==> flow/design.v <==
module axi_gpio
#(
    parameter C_ALL_INPUTS        = 0,             
    parameter C_ALL_OUTPUTS       = 0,             
    parameter C_GPIO_WIDTH        = 32,            
    parameter C_DOUT_DEFAULT      = 32'h00000000,  
    parameter C_TRI_DEFAULT       = 32'hFFFFFFFF,  
    parameter C_IS_DUAL           = 0,             
    parameter C_ALL_INPUTS_2      = 0,             
    parameter C_ALL_OUTPUTS_2     = 0,             
    parameter C_GPIO2_WIDTH       = 32,            
    parameter C_DOUT_DEFAULT_2    = 32'h00000000,  
    parameter C_TRI_DEFAULT_2     = 32'hFFFFFFFF,  
    parameter C_INTERRUPT_PRESENT = 0              
)
(
    input  logic        ACLK,                     
    input  logic        ARESETn,                  
    input  logic  [8:0] s_axi_AWADDR,             
    input  logic        s_axi_AWVALID,            
    output logic        s_axi_AWREADY,            
    input  logic [31:0] s_axi_WDATA,              
    input  logic  [3:0] s_axi_WSTRB,              
    input  logic        s_axi_WVALID,             
    output logic        s_axi_WREADY,             
    output logic  [1:0] s_axi_BRESP,              
    output logic        s_axi_BVALID,             
    input  logic        s_axi_BREADY,             
    input  logic  [8:0] s_axi_ARADDR,             
    input  logic        s_axi_ARVALID,            
    output logic        s_axi_ARREADY,            
    output logic [31:0] s_axi_RDATA,              
    output logic  [1:0] s_axi_RRESP,              
    output logic        s_axi_RVALID,             
    input  logic        s_axi_RREADY,             
    output logic ip2intc_irpt,                    
    input  logic  [C_GPIO_WIDTH-1:0] gpio_io_i,   
    output logic  [C_GPIO_WIDTH-1:0] gpio_io_o,   
    output logic  [C_GPIO_WIDTH-1:0] gpio_io_t,   
    input  logic [C_GPIO2_WIDTH-1:0] gpio2_io_i,  
    output logic [C_GPIO2_WIDTH-1:0] gpio2_io_o,  
    output logic [C_GPIO2_WIDTH-1:0] gpio2_io_t   
);
localparam REG_GPIO_IO       = 9'h000;  
localparam REG_GPIO_IO_T     = 9'h004;  
localparam REG_GPIO2_IO      = 9'h008;  
localparam REG_GPIO2_IO_T    = 9'h00C;  
localparam REG_GLOBAL_INT_EN = 9'h11C;  
localparam REG_IP_INT_EN     = 9'h120;  
localparam REG_IP_INT_STATUS = 9'h128;  
localparam GPIO_IO_HIGH_0  = (C_GPIO_WIDTH >  8) ?  7 : C_GPIO_WIDTH-1;
localparam GPIO_IO_HIGH_1  = (C_GPIO_WIDTH > 16) ? 15 : C_GPIO_WIDTH-1;
localparam GPIO_IO_HIGH_2  = (C_GPIO_WIDTH > 24) ? 23 : C_GPIO_WIDTH-1;
localparam GPIO_IO_HIGH_3  = (C_GPIO_WIDTH > 32) ? 31 : C_GPIO_WIDTH-1;
localparam GPIO2_IO_HIGH_0 = (C_GPIO2_WIDTH >  8) ?  7 : C_GPIO2_WIDTH-1;
localparam GPIO2_IO_HIGH_1 = (C_GPIO2_WIDTH > 16) ? 15 : C_GPIO2_WIDTH-1;
localparam GPIO2_IO_HIGH_2 = (C_GPIO2_WIDTH > 24) ? 23 : C_GPIO2_WIDTH-1;
localparam GPIO2_IO_HIGH_3 = (C_GPIO2_WIDTH > 32) ? 31 : C_GPIO2_WIDTH-1;
logic [8:0] awaddr;
logic [8:0] araddr;
logic [C_GPIO_WIDTH-1:0]  gpio_io_i_reg;
logic [C_GPIO2_WIDTH-1:0] gpio2_io_i_reg;
logic [C_GPIO_WIDTH-1:0]  gpio_io_i_reg2;
logic [C_GPIO2_WIDTH-1:0] gpio2_io_i_reg2;
logic global_int_en;
logic [1:0] ip_int_en;
logic [1:0] ip_int_status;
logic clk;
logic rst;  
logic write_strobe;
logic read_strobe;
logic wr_reg_gpio_io;
logic wr_reg_gpio_io_t;
logic wr_reg_gpio2_io;
logic wr_reg_gpio2_io_t;
logic wr_reg_global_int_en;
logic wr_reg_ip_int_en;
logic wr_reg_ip_int_status;
assign clk = ACLK;
always_ff @(posedge clk) begin
    rst <= ~ARESETn;
end
assign write_strobe = s_axi_AWVALID && s_axi_WVALID && !s_axi_BVALID;
assign awaddr = {s_axi_AWADDR[8:2], 2'b00};
assign wr_reg_gpio_io       = (awaddr == REG_GPIO_IO      );
assign wr_reg_gpio_io_t     = (awaddr == REG_GPIO_IO_T    );
assign wr_reg_gpio2_io      = (awaddr == REG_GPIO2_IO     );
assign wr_reg_gpio2_io_t    = (awaddr == REG_GPIO2_IO_T   );
assign wr_reg_global_int_en = (awaddr == REG_GLOBAL_INT_EN);
assign wr_reg_ip_int_en     = (awaddr == REG_IP_INT_EN    );
assign wr_reg_ip_int_status = (awaddr == REG_IP_INT_STATUS);
assign s_axi_BRESP = 2'b00;  
generate
if (!C_ALL_INPUTS) begin
    if (C_GPIO_WIDTH > 0) begin
        always_ff @(posedge clk) begin
            if (rst)
                gpio_io_o[GPIO_IO_HIGH_0:0] <= C_DOUT_DEFAULT[GPIO_IO_HIGH_0:0];
            else if (write_strobe && wr_reg_gpio_io && s_axi_WSTRB[0])
                gpio_io_o[GPIO_IO_HIGH_0:0] <= s_axi_WDATA[GPIO_IO_HIGH_0:0];
        end
    end
    if (C_GPIO_WIDTH > 8) begin
        always_ff @(posedge clk) begin
            if (rst)
                gpio_io_o[GPIO_IO_HIGH_1:8] <= C_DOUT_DEFAULT[GPIO_IO_HIGH_1:8];
            else if (write_strobe && wr_reg_gpio_io && s_axi_WSTRB[1])
                gpio_io_o[GPIO_IO_HIGH_1:8] <= s_axi_WDATA[GPIO_IO_HIGH_1:8];
        end
    end
    if (C_GPIO_WIDTH > 16) begin
        always_ff @(posedge clk) begin
            if (rst)
                gpio_io_o[GPIO_IO_HIGH_2:16] <= C_DOUT_DEFAULT[GPIO_IO_HIGH_2:16];
            else if (write_strobe && wr_reg_gpio_io && s_axi_WSTRB[2])
                gpio_io_o[GPIO_IO_HIGH_2:16] <= s_axi_WDATA[GPIO_IO_HIGH_2:16];
        end
    end
    if (C_GPIO_WIDTH > 24) begin
        always_ff @(posedge clk) begin
            if (rst)
                gpio_io_o[GPIO_IO_HIGH_3:24] <= C_DOUT_DEFAULT[GPIO_IO_HIGH_3:24];
            else if (write_strobe && wr_reg_gpio_io && s_axi_WSTRB[3])
                gpio_io_o[GPIO_IO_HIGH_3:24] <= s_axi_WDATA[GPIO_IO_HIGH_3:24];
        end
    end
end
else begin
    assign gpio_io_o = C_DOUT_DEFAULT;
end
if (!C_ALL_INPUTS && !C_ALL_OUTPUTS) begin
    if (C_GPIO_WIDTH > 0) begin
        always_ff @(posedge clk) begin
            if (rst)
                gpio_io_t[GPIO_IO_HIGH_0:0] <= C_DOUT_DEFAULT[GPIO_IO_HIGH_0:0];
            else if (write_strobe && wr_reg_gpio_io_t && s_axi_WSTRB[0])
                gpio_io_t[GPIO_IO_HIGH_0:0] <= s_axi_WDATA[GPIO_IO_HIGH_0:0];
        end
    end
    if (C_GPIO_WIDTH > 8) begin
        always_ff @(posedge clk) begin
            if (rst)
                gpio_io_t[GPIO_IO_HIGH_1:8] <= C_DOUT_DEFAULT[GPIO_IO_HIGH_1:8];
            else if (write_strobe && wr_reg_gpio_io_t && s_axi_WSTRB[1])
                gpio_io_t[GPIO_IO_HIGH_1:8] <= s_axi_WDATA[GPIO_IO_HIGH_1:8];
        end
    end
    if (C_GPIO_WIDTH > 16) begin
        always_ff @(posedge clk) begin
            if (rst)
                gpio_io_t[GPIO_IO_HIGH_2:16] <= C_DOUT_DEFAULT[GPIO_IO_HIGH_2:16];
            else if (write_strobe && wr_reg_gpio_io_t && s_axi_WSTRB[2])
                gpio_io_t[GPIO_IO_HIGH_2:16] <= s_axi_WDATA[GPIO_IO_HIGH_2:16];
        end
    end
    if (C_GPIO_WIDTH > 24) begin
        always_ff @(posedge clk) begin
            if (rst)
                gpio_io_t[GPIO_IO_HIGH_3:24] <= C_DOUT_DEFAULT[GPIO_IO_HIGH_3:24];
            else if (write_strobe && wr_reg_gpio_io_t && s_axi_WSTRB[3])
                gpio_io_t[GPIO_IO_HIGH_3:24] <= s_axi_WDATA[GPIO_IO_HIGH_3:24];
        end
    end
end
else begin
    assign gpio_io_t = C_TRI_DEFAULT;
end
if (C_IS_DUAL && !C_ALL_INPUTS_2) begin
    if (C_GPIO2_WIDTH > 0) begin
        always_ff @(posedge clk) begin
            if (rst)
                gpio2_io_o[GPIO2_IO_HIGH_0:0] <= C_DOUT_DEFAULT[GPIO2_IO_HIGH_0:0];
            else if (write_strobe && wr_reg_gpio2_io && s_axi_WSTRB[0])
                gpio2_io_o[GPIO2_IO_HIGH_0:0] <= s_axi_WDATA[GPIO2_IO_HIGH_0:0];
        end
    end
    if (C_GPIO2_WIDTH > 8) begin
        always_ff @(posedge clk) begin
            if (rst)
                gpio2_io_o[GPIO2_IO_HIGH_1:8] <= C_DOUT_DEFAULT[GPIO2_IO_HIGH_1:8];
            else if (write_strobe && wr_reg_gpio2_io && s_axi_WSTRB[1])
                gpio2_io_o[GPIO2_IO_HIGH_1:8] <= s_axi_WDATA[GPIO2_IO_HIGH_1:8];
        end
    end
    if (C_GPIO2_WIDTH > 16) begin
        always_ff @(posedge clk) begin
            if (rst)
                gpio2_io_o[GPIO2_IO_HIGH_2:16] <= C_DOUT_DEFAULT[GPIO2_IO_HIGH_2:16];
            else if (write_strobe && wr_reg_gpio2_io && s_axi_WSTRB[2])
                gpio2_io_o[GPIO2_IO_HIGH_2:16] <= s_axi_WDATA[GPIO2_IO_HIGH_2:16];
        end
    end
    if (C_GPIO2_WIDTH > 24) begin
        always_ff @(posedge clk) begin
            if (rst)
                gpio2_io_o[GPIO2_IO_HIGH_3:24] <= C_DOUT_DEFAULT[GPIO2_IO_HIGH_3:24];
            else if (write_strobe && wr_reg_gpio2_io && s_axi_WSTRB[3])
                gpio2_io_o[GPIO2_IO_HIGH_3:24] <= s_axi_WDATA[GPIO2_IO_HIGH_3:24];
        end
    end
end
else begin
    assign gpio2_io_o = C_DOUT_DEFAULT_2;
end
if (C_IS_DUAL && !C_ALL_INPUTS_2 && !C_ALL_OUTPUTS_2) begin
    if (C_GPIO2_WIDTH > 0) begin
        always_ff @(posedge clk) begin
            if (rst)
                gpio2_io_t[GPIO2_IO_HIGH_0:0] <= C_DOUT_DEFAULT[GPIO2_IO_HIGH_0:0];
            else if (write_strobe && wr_reg_gpio2_io_t && s_axi_WSTRB[0])
                gpio2_io_t[GPIO2_IO_HIGH_0:0] <= s_axi_WDATA[GPIO2_IO_HIGH_0:0];
        end
    end
    if (C_GPIO2_WIDTH > 8) begin
        always_ff @(posedge clk) begin
            if (rst)
                gpio2_io_t[GPIO2_IO_HIGH_1:8] <= C_DOUT_DEFAULT[GPIO2_IO_HIGH_1:8];
            else if (write_strobe && wr_reg_gpio2_io_t && s_axi_WSTRB[1])
                gpio2_io_t[GPIO2_IO_HIGH_1:8] <= s_axi_WDATA[GPIO2_IO_HIGH_1:8];
        end
    end
    if (C_GPIO2_WIDTH > 16) begin
        always_ff @(posedge clk) begin
            if (rst)
                gpio2_io_t[GPIO2_IO_HIGH_2:16] <= C_DOUT_DEFAULT[GPIO2_IO_HIGH_2:16];
            else if (write_strobe && wr_reg_gpio2_io_t && s_axi_WSTRB[2])
                gpio2_io_t[GPIO2_IO_HIGH_2:16] <= s_axi_WDATA[GPIO2_IO_HIGH_2:16];
        end
    end
    if (C_GPIO2_WIDTH > 24) begin
        always_ff @(posedge clk) begin
            if (rst)
                gpio2_io_t[GPIO2_IO_HIGH_3:24] <= C_DOUT_DEFAULT[GPIO2_IO_HIGH_3:24];
            else if (write_strobe && wr_reg_gpio2_io_t && s_axi_WSTRB[3])
                gpio2_io_t[GPIO2_IO_HIGH_3:24] <= s_axi_WDATA[GPIO2_IO_HIGH_3:24];
        end
    end
end
else begin
    assign gpio2_io_t = C_TRI_DEFAULT;
end
if (C_INTERRUPT_PRESENT) begin
    always_ff @(posedge clk) begin
        if (rst) begin
            global_int_en <= 1'b0;
            ip_int_en <= 2'b00;
        end
        else if (write_strobe) begin
            if (wr_reg_global_int_en && s_axi_WSTRB[3]) global_int_en <= s_axi_WDATA[31];
            if (wr_reg_ip_int_en && s_axi_WSTRB[0]) ip_int_en <= s_axi_WDATA[1:0];
        end
    end
end
else begin
    assign global_int_en = 1'b0;
    assign ip_int_en = 2'b00;
end
endgenerate
always_ff @(posedge clk) begin
    if (rst) begin
        s_axi_AWREADY <= 1'b0;
        s_axi_WREADY  <= 1'b0;
        s_axi_BVALID  <= 1'b0;
    end
    else begin
        s_axi_AWREADY <= write_strobe;
        s_axi_WREADY  <= write_strobe;
        if (write_strobe) begin
            s_axi_BVALID  <= 1'b1;
        end
        else if (s_axi_BVALID) begin
            s_axi_BVALID  <= ~s_axi_BREADY;
        end
    end
end
generate
if (!C_ALL_OUTPUTS) begin
    always_ff @(posedge clk) begin
        gpio_io_i_reg  <= gpio_io_i;
    end
end
else begin
    assign gpio_io_i_reg = '0;
end
if (C_IS_DUAL && !C_ALL_OUTPUTS_2) begin
    always_ff @(posedge clk) begin
        gpio2_io_i_reg <= gpio2_io_i;
    end
end
else begin
    assign gpio2_io_i_reg = '0;
end
endgenerate
generate
if (C_INTERRUPT_PRESENT) begin
    always_ff @(posedge clk) begin
        if (rst) begin
            gpio_io_i_reg2  <= '0;
            gpio2_io_i_reg2 <= '0;
            ip_int_status   <= '0;
            ip2intc_irpt    <= 1'b0;
        end
        else begin
            gpio_io_i_reg2  <= gpio_io_i_reg;
            if (gpio_io_i_reg != gpio_io_i_reg2) begin
                ip_int_status[0] <= 1'b1;
            end
            else if (write_strobe && wr_reg_ip_int_status && s_axi_WSTRB[0]) begin
                ip_int_status[0] <= s_axi_WDATA[0] ^ ip_int_status[0];
            end
            gpio2_io_i_reg2 <= gpio2_io_i_reg;
            if (gpio2_io_i_reg != gpio2_io_i_reg2) begin
                ip_int_status[1] <= 1'b1;
            end
            else if (write_strobe && wr_reg_ip_int_status && s_axi_WSTRB[0]) begin
                ip_int_status[1] <= s_axi_WDATA[1] ^ ip_int_status[1];
            end
            ip2intc_irpt <= |ip_int_status[1:0];
        end
    end
end
else begin
    assign ip2intc_irpt = 1'b0;
    assign ip_int_status = 2'b00;
    assign gpio_io_i_reg2 = '0;
    assign gpio2_io_i_reg2 = '0;
end
endgenerate
assign read_strobe = s_axi_ARVALID && !s_axi_RVALID;
assign s_axi_RRESP = 2'b00;  
assign araddr = {s_axi_ARADDR[8:2],2'b00};
always_ff @(posedge clk) begin
    if (rst) begin
        s_axi_ARREADY <= '0;
        s_axi_RDATA   <= '0;
        s_axi_RVALID  <= '0;
    end
    else begin
        s_axi_ARREADY <= read_strobe;
        if (read_strobe) begin
            s_axi_RDATA <= 32'd0;  
            unique case (araddr)
                REG_GPIO_IO       : s_axi_RDATA <= gpio_io_i_reg;           
                REG_GPIO_IO_T     : s_axi_RDATA <= gpio_io_t;               
                REG_GPIO2_IO      : s_axi_RDATA <= gpio2_io_i_reg;          
                REG_GPIO2_IO_T    : s_axi_RDATA <= gpio2_io_t;              
                REG_GLOBAL_INT_EN : s_axi_RDATA <= {global_int_en, 30'd0};  
                REG_IP_INT_EN     : s_axi_RDATA <= {30'd0, ip_int_en};      
                REG_IP_INT_STATUS : s_axi_RDATA <= {30'd0, ip_int_status};  
                default : s_axi_RDATA <= 32'd0;          
            endcase
        end
        if (read_strobe) begin
            s_axi_RVALID <= 1'b1;
        end
        else if (s_axi_RVALID) begin
            s_axi_RVALID <= ~s_axi_RREADY;
        end
    end
end
endmodule
module axi_gpio_expanded
#(
    parameter C_ALL_INPUTS        = 0,             
    parameter C_ALL_OUTPUTS       = 0,             
    parameter C_GPIO_WIDTH        = 32,            
    parameter C_DOUT_DEFAULT      = 32'h00000000,  
    parameter C_TRI_DEFAULT       = 32'hFFFFFFFF,  
    parameter C_IS_DUAL           = 1,             
    parameter C_ALL_INPUTS_2      = 0,             
    parameter C_ALL_OUTPUTS_2     = 0,             
    parameter C_GPIO2_WIDTH       = 32,            
    parameter C_DOUT_DEFAULT_2    = 32'h00000000,  
    parameter C_TRI_DEFAULT_2     = 32'hFFFFFFFF,  
    parameter C_INTERRUPT_PRESENT = 1              
)
(
    input logic ACLK,     
    input logic ARESETn,  
    input  logic              [8:2] AWADDR,    
    input  logic              [2:0] AWPROT,    
    input  logic                    AWVALID,   
    output logic                    AWREADY,   
    input  logic             [31:0] WDATA,   
    input  logic              [3:0] WSTRB,   
    input  logic                    WVALID,  
    output logic                    WREADY,  
    output logic              [1:0] BRESP,   
    output logic                    BVALID,  
    input  logic                    BREADY,  
    input  logic              [8:2] ARADDR,    
    input  logic              [2:0] ARPROT,    
    input  logic                    ARVALID,   
    output logic                    ARREADY,   
    output logic             [31:0] RDATA,   
    output logic              [1:0] RRESP,   
    output logic                    RVALID,  
    input  logic                    RREADY,  
    output logic ip2intc_irpt,                    
    input  logic  [C_GPIO_WIDTH-1:0] gpio_io_i,   
    output logic  [C_GPIO_WIDTH-1:0] gpio_io_o,   
    output logic  [C_GPIO_WIDTH-1:0] gpio_io_t,   
    input  logic [C_GPIO2_WIDTH-1:0] gpio2_io_i,  
    output logic [C_GPIO2_WIDTH-1:0] gpio2_io_o,  
    output logic [C_GPIO2_WIDTH-1:0] gpio2_io_t   
);
   axi_gpio #(.C_ALL_INPUTS(C_ALL_INPUTS),
              .C_ALL_OUTPUTS(C_ALL_OUTPUTS),
              .C_GPIO_WIDTH(C_GPIO_WIDTH),
              .C_DOUT_DEFAULT(C_DOUT_DEFAULT),
              .C_TRI_DEFAULT(C_TRI_DEFAULT),
              .C_IS_DUAL(C_IS_DUAL),
              .C_ALL_INPUTS_2(C_ALL_INPUTS_2),
              .C_ALL_OUTPUTS_2(C_ALL_OUTPUTS_2),
              .C_GPIO2_WIDTH(C_GPIO2_WIDTH),
              .C_DOUT_DEFAULT_2(C_DOUT_DEFAULT_2),
              .C_TRI_DEFAULT_2(C_TRI_DEFAULT_2),
              .C_INTERRUPT_PRESENT(C_INTERRUPT_PRESENT))
     gpio(.ACLK(ACLK), .ARESETn(ARESETn),
          .s_axi_AWADDR({AWADDR, 2'b00}), .s_axi_AWVALID(AWVALID), .s_axi_AWREADY(AWREADY),
          .s_axi_WDATA(WDATA), .s_axi_WSTRB(WSTRB), .s_axi_WVALID(WVALID), .s_axi_WREADY(WREADY),
          .s_axi_BRESP(BRESP), .s_axi_BVALID(BVALID), .s_axi_BREADY(BREADY),
          .s_axi_ARADDR({ARADDR, 2'b00}), .s_axi_ARVALID(ARVALID), .s_axi_ARREADY(ARREADY),
          .s_axi_RDATA(RDATA), .s_axi_RRESP(RRESP), .s_axi_RVALID(RVALID), .s_axi_RREADY(RREADY),
          .ip2intc_irpt(ip2intc_irpt),
          .gpio_io_i(gpio_io_i), .gpio_io_o(gpio_io_o), .gpio_io_t(gpio_io_t),
          .gpio2_io_i(gpio2_io_i), .gpio2_io_o(gpio2_io_o), .gpio2_io_t(gpio2_io_t));
endmodule
### Reports on axi_gpio_expanded

Tool output for the design above before and after an edit, in the order of the flow.
"original" refers to lines of the RTL above, "edited" to lines of the edited file.
"difference" is "edited" less "original", of the values as shown; "rel. change" is that difference over "original", in percent.
Cell names lack the library's common part.
A cell with n/a has no value.

* top: axi_gpio_expanded
* clock input: ACLK
* standard-cell library: sky130hd
* timing corner: tt_025C_1v80

### Edit of the RTL

Unified diff, file above to edited file.
A script made this edit. It changes what the design does and was not meant as an optimisation.

```diff
@@ -297,5 +297,4 @@
         if (rst) begin
             gpio_io_i_reg2  <= '0;
-            gpio2_io_i_reg2 <= '0;
             ip_int_status   <= '0;
             ip2intc_irpt    <= 1'b0;
@@ -309,5 +308,4 @@
                 ip_int_status[0] <= s_axi_WDATA[0] ^ ip_int_status[0];
             end
-            gpio2_io_i_reg2 <= gpio2_io_i_reg;
             if (gpio2_io_i_reg != gpio2_io_i_reg2) begin
                 ip_int_status[1] <= 1'b1;
@@ -319,4 +317,5 @@
         end
     end
+    always_comb gpio2_io_i_reg2 = gpio2_io_i_reg;
 end
 else begin
```

### Word-level counts

Yosys after proc, flatten, opt, wreduce and memory -nomap, before mapping. Memory bits, and registers merged into a memory's read port (data or address), are not among the register bits. Print and check cells are not counted. Equal cells are merged and count once.

Word-level totals
* word-level cells: original 95, edited 91, difference -4, rel. change -4.21%
* flip-flop bits (word level): original 299, edited 267, difference -32, rel. change -10.70%

Cells by class
* eq/ne operators: original 14, edited 13, difference -1, rel. change -7.14%
* muxes and demuxes: original 9, edited 8, difference -1, rel. change -11.11%
* bitwise logic cells: original 5, edited 5, difference 0, rel. change 0.00%
* reductions and logical operators: original 36, edited 35, difference -1, rel. change -2.78%

Operator list
* 1-bit two-way mux: original 8, edited 7, difference -1, rel. change -12.50%
* 32-bit inequality test: original 2, edited 1, difference -1, rel. change -50.00%
* 2-bit nonzero test: original 2, edited 1, difference -1, rel. change -50.00%

Unchanged operator kinds not shown: 11.

### Longest topological paths

Yosys ltp: most cells in a row. Word level: on the elaborated netlist, between registers, memories and ports. Mapped: between sequential cells and ports; inverters and the memories' decode and read muxes count.

Logic depth
* word-level depth: original 6, edited 6, difference 0, rel. change 0.00%
* ABC_AREA: original 0, edited 0
* gate-level depth with buffers: original 7, edited 7, difference 0, rel. change 0.00%
* gate-level depth less buffers: original 5, edited 5, difference 0, rel. change 0.00%

### Mapped cells and area

The flow's flattened synthesis, as Yosys stat reports it; memories are mapped. The netlist is that of the ABC_AREA named above (0 if unset); the other value can give another one.

Mapped netlist
* chip area (Yosys) (µm²): original 10607.7, edited 9477.8, difference -1129.9, rel. change -10.65%
* flip-flops: original 299, edited 267, difference -32, rel. change -10.70%
* area of sequential cells (µm²): original 5985.7, edited 5345.1, difference -640.6, rel. change -10.70%
* cell count: original 1070, edited 956, difference -114, rel. change -10.65%

Cells by type
* nand3_1: original 7, edited 130, difference +123, rel. change +1757.14%
* nand2_1: original 270, edited 158, difference -112, rel. change -41.48%
* nor2b_1: original 66, edited 32, difference -34, rel. change -51.52%
* xnor2_1: original 66, edited 32, difference -34, rel. change -51.52%
* dfxtp_1: original 299, edited 267, difference -32, rel. change -10.70%
* and3_1: original 18, edited 3, difference -15, rel. change -83.33%
* nand3_2: original 10, edited 0, difference -10, rel. change -100.00%
* nand4_1: original 16, edited 8, difference -8, rel. change -50.00%
* clkbuf_1: original 36, edited 43, difference +7, rel. change +19.44%
* buf_2: original 19, edited 15, difference -4, rel. change -21.05%
* and2_1: original 1, edited 4, difference +3, rel. change +300.00%
* buf_6: original 0, edited 3, difference +3
* nor2_1: original 12, edited 14, difference +2, rel. change +16.67%
* nor4_1: original 5, edited 3, difference -2, rel. change -40.00%
* nor4b_1: original 2, edited 0, difference -2, rel. change -100.00%
* xor2_1: original 0, edited 2, difference +2
* a21oi_1: original 135, edited 134, difference -1, rel. change -0.74%
* o21ai_0: original 12, edited 11, difference -1, rel. change -8.33%

Unchanged cell types not shown: 15.
Not every row of either side is listed.
The figures by module come from a second, unflattened synthesis with its own total; it is not the netlist above.

Second synthesis, totals
* cells (unflattened synthesis): original 930, edited 840, difference -90, rel. change -9.68%
* area (unflattened synthesis) (µm²): original 11011.8, edited 9626.7, difference -1385.1, rel. change -12.58%

Rows give one instance, submodules left out.

By module, original
* axi_gpio: area 11008.1 µm², sequential area 5985.7 µm², cells 929, instances 1
* axi_gpio_expanded: area 3.8 µm², sequential area 0.0 µm², cells 1, instances 1

By module, edited
* axi_gpio: area 9623.0 µm², sequential area 5345.1 µm², cells 839, instances 1
* axi_gpio_expanded: area 3.8 µm², sequential area 0.0 µm², cells 1, instances 1

### Timing after synthesis

Path of least setup slack by OpenSTA after synthesis, without wires, with an ideal clock, recovery checks aside; 20% of the period is set as input and as output delay. Where synthesis merged equal registers, the netlist keeps one of their names.

Timing path after synthesis
* path type: original input port to flip-flop, edited input port to flip-flop
* from: original in AWADDR[4], edited in AWADDR[4]
* to: original reg gpio.gpio_io_o[0], edited reg gpio.gpio_io_t[15]
* path buffers: original 2, edited 1, difference -1, rel. change -50.00%
* path slack (ns): original 2.536, edited 2.509, difference -0.027
* arrival (ns): original 2.332, edited 2.358, difference +0.026, rel. change +1.11%
* path delay (ns): original 1.464, edited 1.490, difference +0.026, rel. change +1.78%
* input delay (ns): original 1.000, edited 1.000, difference 0.000, rel. change 0.00%
* setup time (ns): original 0.132, edited 0.132, difference 0.000
* launch time at the first pin (ns): original 1.000, edited 1.000, difference 0.000, rel. change 0.00%
* clock period (ns): original 5.0, edited 5.0, difference 0.0, rel. change 0.00%
* driving pins on the path: original 7, edited 6, difference -1, rel. change -14.29%
* synthesis period reached (ns): original 2.464, edited 2.491, difference +0.027, rel. change +1.10%

"path delay" = arrival - input delay + setup time.
"driving pins on the path": output pins that drive a net of the path, with the launching flip-flop's if there is one; two outputs of one cell count as two.
"synthesis period reached" is the clock period less the worst setup slack; recovery checks do not enter. This is arithmetic on one report: input and output delays are still those of the set period (20% each).
The rows between start and end are the longest chain of elaborated cells between them; the timing report does not say that the signal goes this way. Where chains are equally long, one stands for them.
A line is the first line of the expression or statement that the cell stems from. Yosys adds cells for indexed reads and writes and turns some case tables into memories.

Between the ends, after synthesis, original:
* path through: or3_1 > nor4_2 > buf_2 > buf_4 > nand3_2 > nand2_1 > a21oi_1
* length of the longest elaborated chain: 3

RTL lines, path after synthesis, original
* start, declared: RTL line 380 `input  logic              [8:2] AWADDR,`
* 9-bit logical NOT: RTL line 85 `assign wr_reg_gpio_io       = (awaddr == REG_GPIO_IO      );`
* 1-bit logical AND x2: RTL line 99 `else if (write_strobe && wr_reg_gpio_io && s_axi_WSTRB[0])`
* end, assigned: RTL line 98 `gpio_io_o[GPIO_IO_HIGH_0:0] <= C_DOUT_DEFAULT[GPIO_IO_HIGH_0:0];`
* end, assigned: RTL line 100 `gpio_io_o[GPIO_IO_HIGH_0:0] <= s_axi_WDATA[GPIO_IO_HIGH_0:0];`
* end, declared: RTL line 38 `output logic  [C_GPIO_WIDTH-1:0] gpio_io_o,`

Between the ends, after synthesis, edited:
* path through: or3_1 > buf_2 > nor4b_4 > nand2_1 > nand2_1 > a21oi_1
* length of the longest elaborated chain: 3

RTL lines, path after synthesis, edited
* start, declared: RTL line 379 `input  logic              [8:2] AWADDR,`
* 7-bit by 1-bit == test with 1-bit output: RTL line 86 `assign wr_reg_gpio_io_t     = (awaddr == REG_GPIO_IO_T    );`
* 1-bit logical AND x2: RTL line 144 `else if (write_strobe && wr_reg_gpio_io_t && s_axi_WSTRB[1])`
* end, assigned: RTL line 143 `gpio_io_t[GPIO_IO_HIGH_1:8] <= C_DOUT_DEFAULT[GPIO_IO_HIGH_1:8];`
* end, assigned: RTL line 145 `gpio_io_t[GPIO_IO_HIGH_1:8] <= s_axi_WDATA[GPIO_IO_HIGH_1:8];`
* end, declared: RTL line 39 `output logic  [C_GPIO_WIDTH-1:0] gpio_io_t,`

### Worst path after layout

From the final timing report of each run of pair A: the path of least setup slack in the routed layout; clock arrival at registers is part of the times.

Timing path post-layout
* path type: original input port to flip-flop, edited flip-flop to output port
* from: original in WVALID, edited reg gpio.gpio_io_t[23]
* to: original reg gpio.ip_int_status[1], edited out gpio_io_t[23]
* clock period (ns): original 3.04, edited 3.04, difference 0.00, rel. change 0.00%
* setup time (ns): original 0.16
* driving pins on the path: original 7, edited 2, difference -5, rel. change -71.43%
* launch time at the first pin (ns): original 0.61, edited 0.52, difference -0.09, rel. change -14.75%
* arrival (ns): original 2.65, edited 1.62, difference -1.03, rel. change -38.87%
* path buffers: original 2, edited 1, difference -1, rel. change -50.00%
* path slack (ns): original 0.72, edited 0.82, difference +0.10
* input delay (ns): original 0.61

The rows between start and end are the longest chain of elaborated cells between them; the timing report does not say that the signal goes this way. Where chains are equally long, one stands for them.
A register here has more assigning lines than the two given.

Between the ends, post-layout, original:
* path through: clkdlybuf4s50_1 > nand3b_4 > or4b_4 > nor4b_1 > buf_4 > xnor2_1 > a31oi_1
* length of the longest elaborated chain: 6

RTL lines, path post-layout, original
* start, declared: RTL line 386 `input  logic                    WVALID,`
* 1-bit logical AND x2: RTL line 83 `assign write_strobe = s_axi_AWVALID && s_axi_WVALID && !s_axi_BVALID;`
* 1-bit logical AND x2: RTL line 315 `else if (write_strobe && wr_reg_ip_int_status && s_axi_WSTRB[0]) begin`
* 1-bit two-way mux: RTL line 315
* 1-bit two-way mux: RTL line 312 `if (gpio2_io_i_reg != gpio2_io_i_reg2) begin`
* end, assigned: RTL line 313 `ip_int_status[1] <= 1'b1;`
* end, assigned: RTL line 316 `ip_int_status[1] <= s_axi_WDATA[1] ^ ip_int_status[1];`
* end, declared: RTL line 67 `logic [1:0] ip_int_status;`

Between the ends, post-layout, edited:
* path through: dfxtp_1 > clkdlybuf4s50_1
* length of the longest elaborated chain: 0

RTL lines, path post-layout, edited
* start, declared: RTL line 39 `output logic  [C_GPIO_WIDTH-1:0] gpio_io_t,`
* start, assigned: RTL line 151 `gpio_io_t[GPIO_IO_HIGH_2:16] <= C_DOUT_DEFAULT[GPIO_IO_HIGH_2:16];`
* start, assigned: RTL line 153 `gpio_io_t[GPIO_IO_HIGH_2:16] <= s_axi_WDATA[GPIO_IO_HIGH_2:16];`
* end, declared: RTL line 401 `output logic  [C_GPIO_WIDTH-1:0] gpio_io_t,`

### Layout results

Both versions went through the flow (Yosys, OpenROAD) with the same settings in each pair. Constraints: input delay and output delay 20% of the set period each, output load 0.01 pF.

Flow settings, pair A:
* CORE_UTILIZATION: 40
* period_ns: 3.04
* CAP_MARGIN: 20
* CORE_MARGIN: 2
* SLEW_MARGIN: 20

Results, pair A
* post-synthesis cell area (µm²): original 10607.7, edited 9477.8, difference -1129.9, rel. change -10.65%
* lowest hold slack (ns): original 0.450, edited 0.452, difference +0.002
* total die area (µm²): original 27837.3, edited 24941.9, difference -2895.4, rel. change -10.40%
* reached clock period (ns): original 2.324, edited 2.224, difference -0.100, rel. change -4.30%
* standard-cell area of the final layout (µm²): original 14864.3, edited 13596.8, difference -1267.5, rel. change -8.53%
* utilization after layout (%): original 57.0, edited 58.3, difference +1.3
* total power after layout (W): original 0.008608, edited 0.007436, difference -0.001172, rel. change -13.62%
* sum of negative setup slack (ns): original 0.000, edited 0.000, difference 0.000
* setup slack of the worst path (ns): original 0.716, edited 0.816, difference +0.100

Flow settings, pair B:
* ABC_AREA: 0
* CELL_PAD_IN_SITES_GLOBAL_PLACEMENT: 2
* CORE_UTILIZATION: 30
* CTS_CLUSTER_DIAMETER: 68
* PLACE_DENSITY_LB_ADDON: 0.22
* SETUP_SLACK_MARGIN: 0.39
* period_ns: 3.05
* CAP_MARGIN: 20
* CORE_MARGIN: 2
* SLEW_MARGIN: 20

Results, pair B
* post-synthesis cell area (µm²): original 10607.7, edited 9477.8, difference -1129.9, rel. change -10.65%
* lowest hold slack (ns): original 0.449, edited 0.452, difference +0.003
* total die area (µm²): original 36879.4, edited 33031.2, difference -3848.2, rel. change -10.43%
* reached clock period (ns): original 2.250, edited 2.277, difference +0.027, rel. change +1.20%
* standard-cell area of the final layout (µm²): original 15031.9, edited 13855.8, difference -1176.1, rel. change -7.82%
* utilization after layout (%): original 43.3, edited 44.3, difference +1.0
* total power after layout (W): original 0.008665, edited 0.007939, difference -0.000726, rel. change -8.38%
* sum of negative setup slack (ns): original 0.000, edited 0.000, difference 0.000
* setup slack of the worst path (ns): original 0.800, edited 0.773, difference -0.027

"reached clock period": clock period set for the run, less the worst setup slack. It is reckoned from that one timing run; input and output delays stay at 20% of the period that was set.
"total power after layout" is the tool's figure for a default switching activity; nothing was simulated.
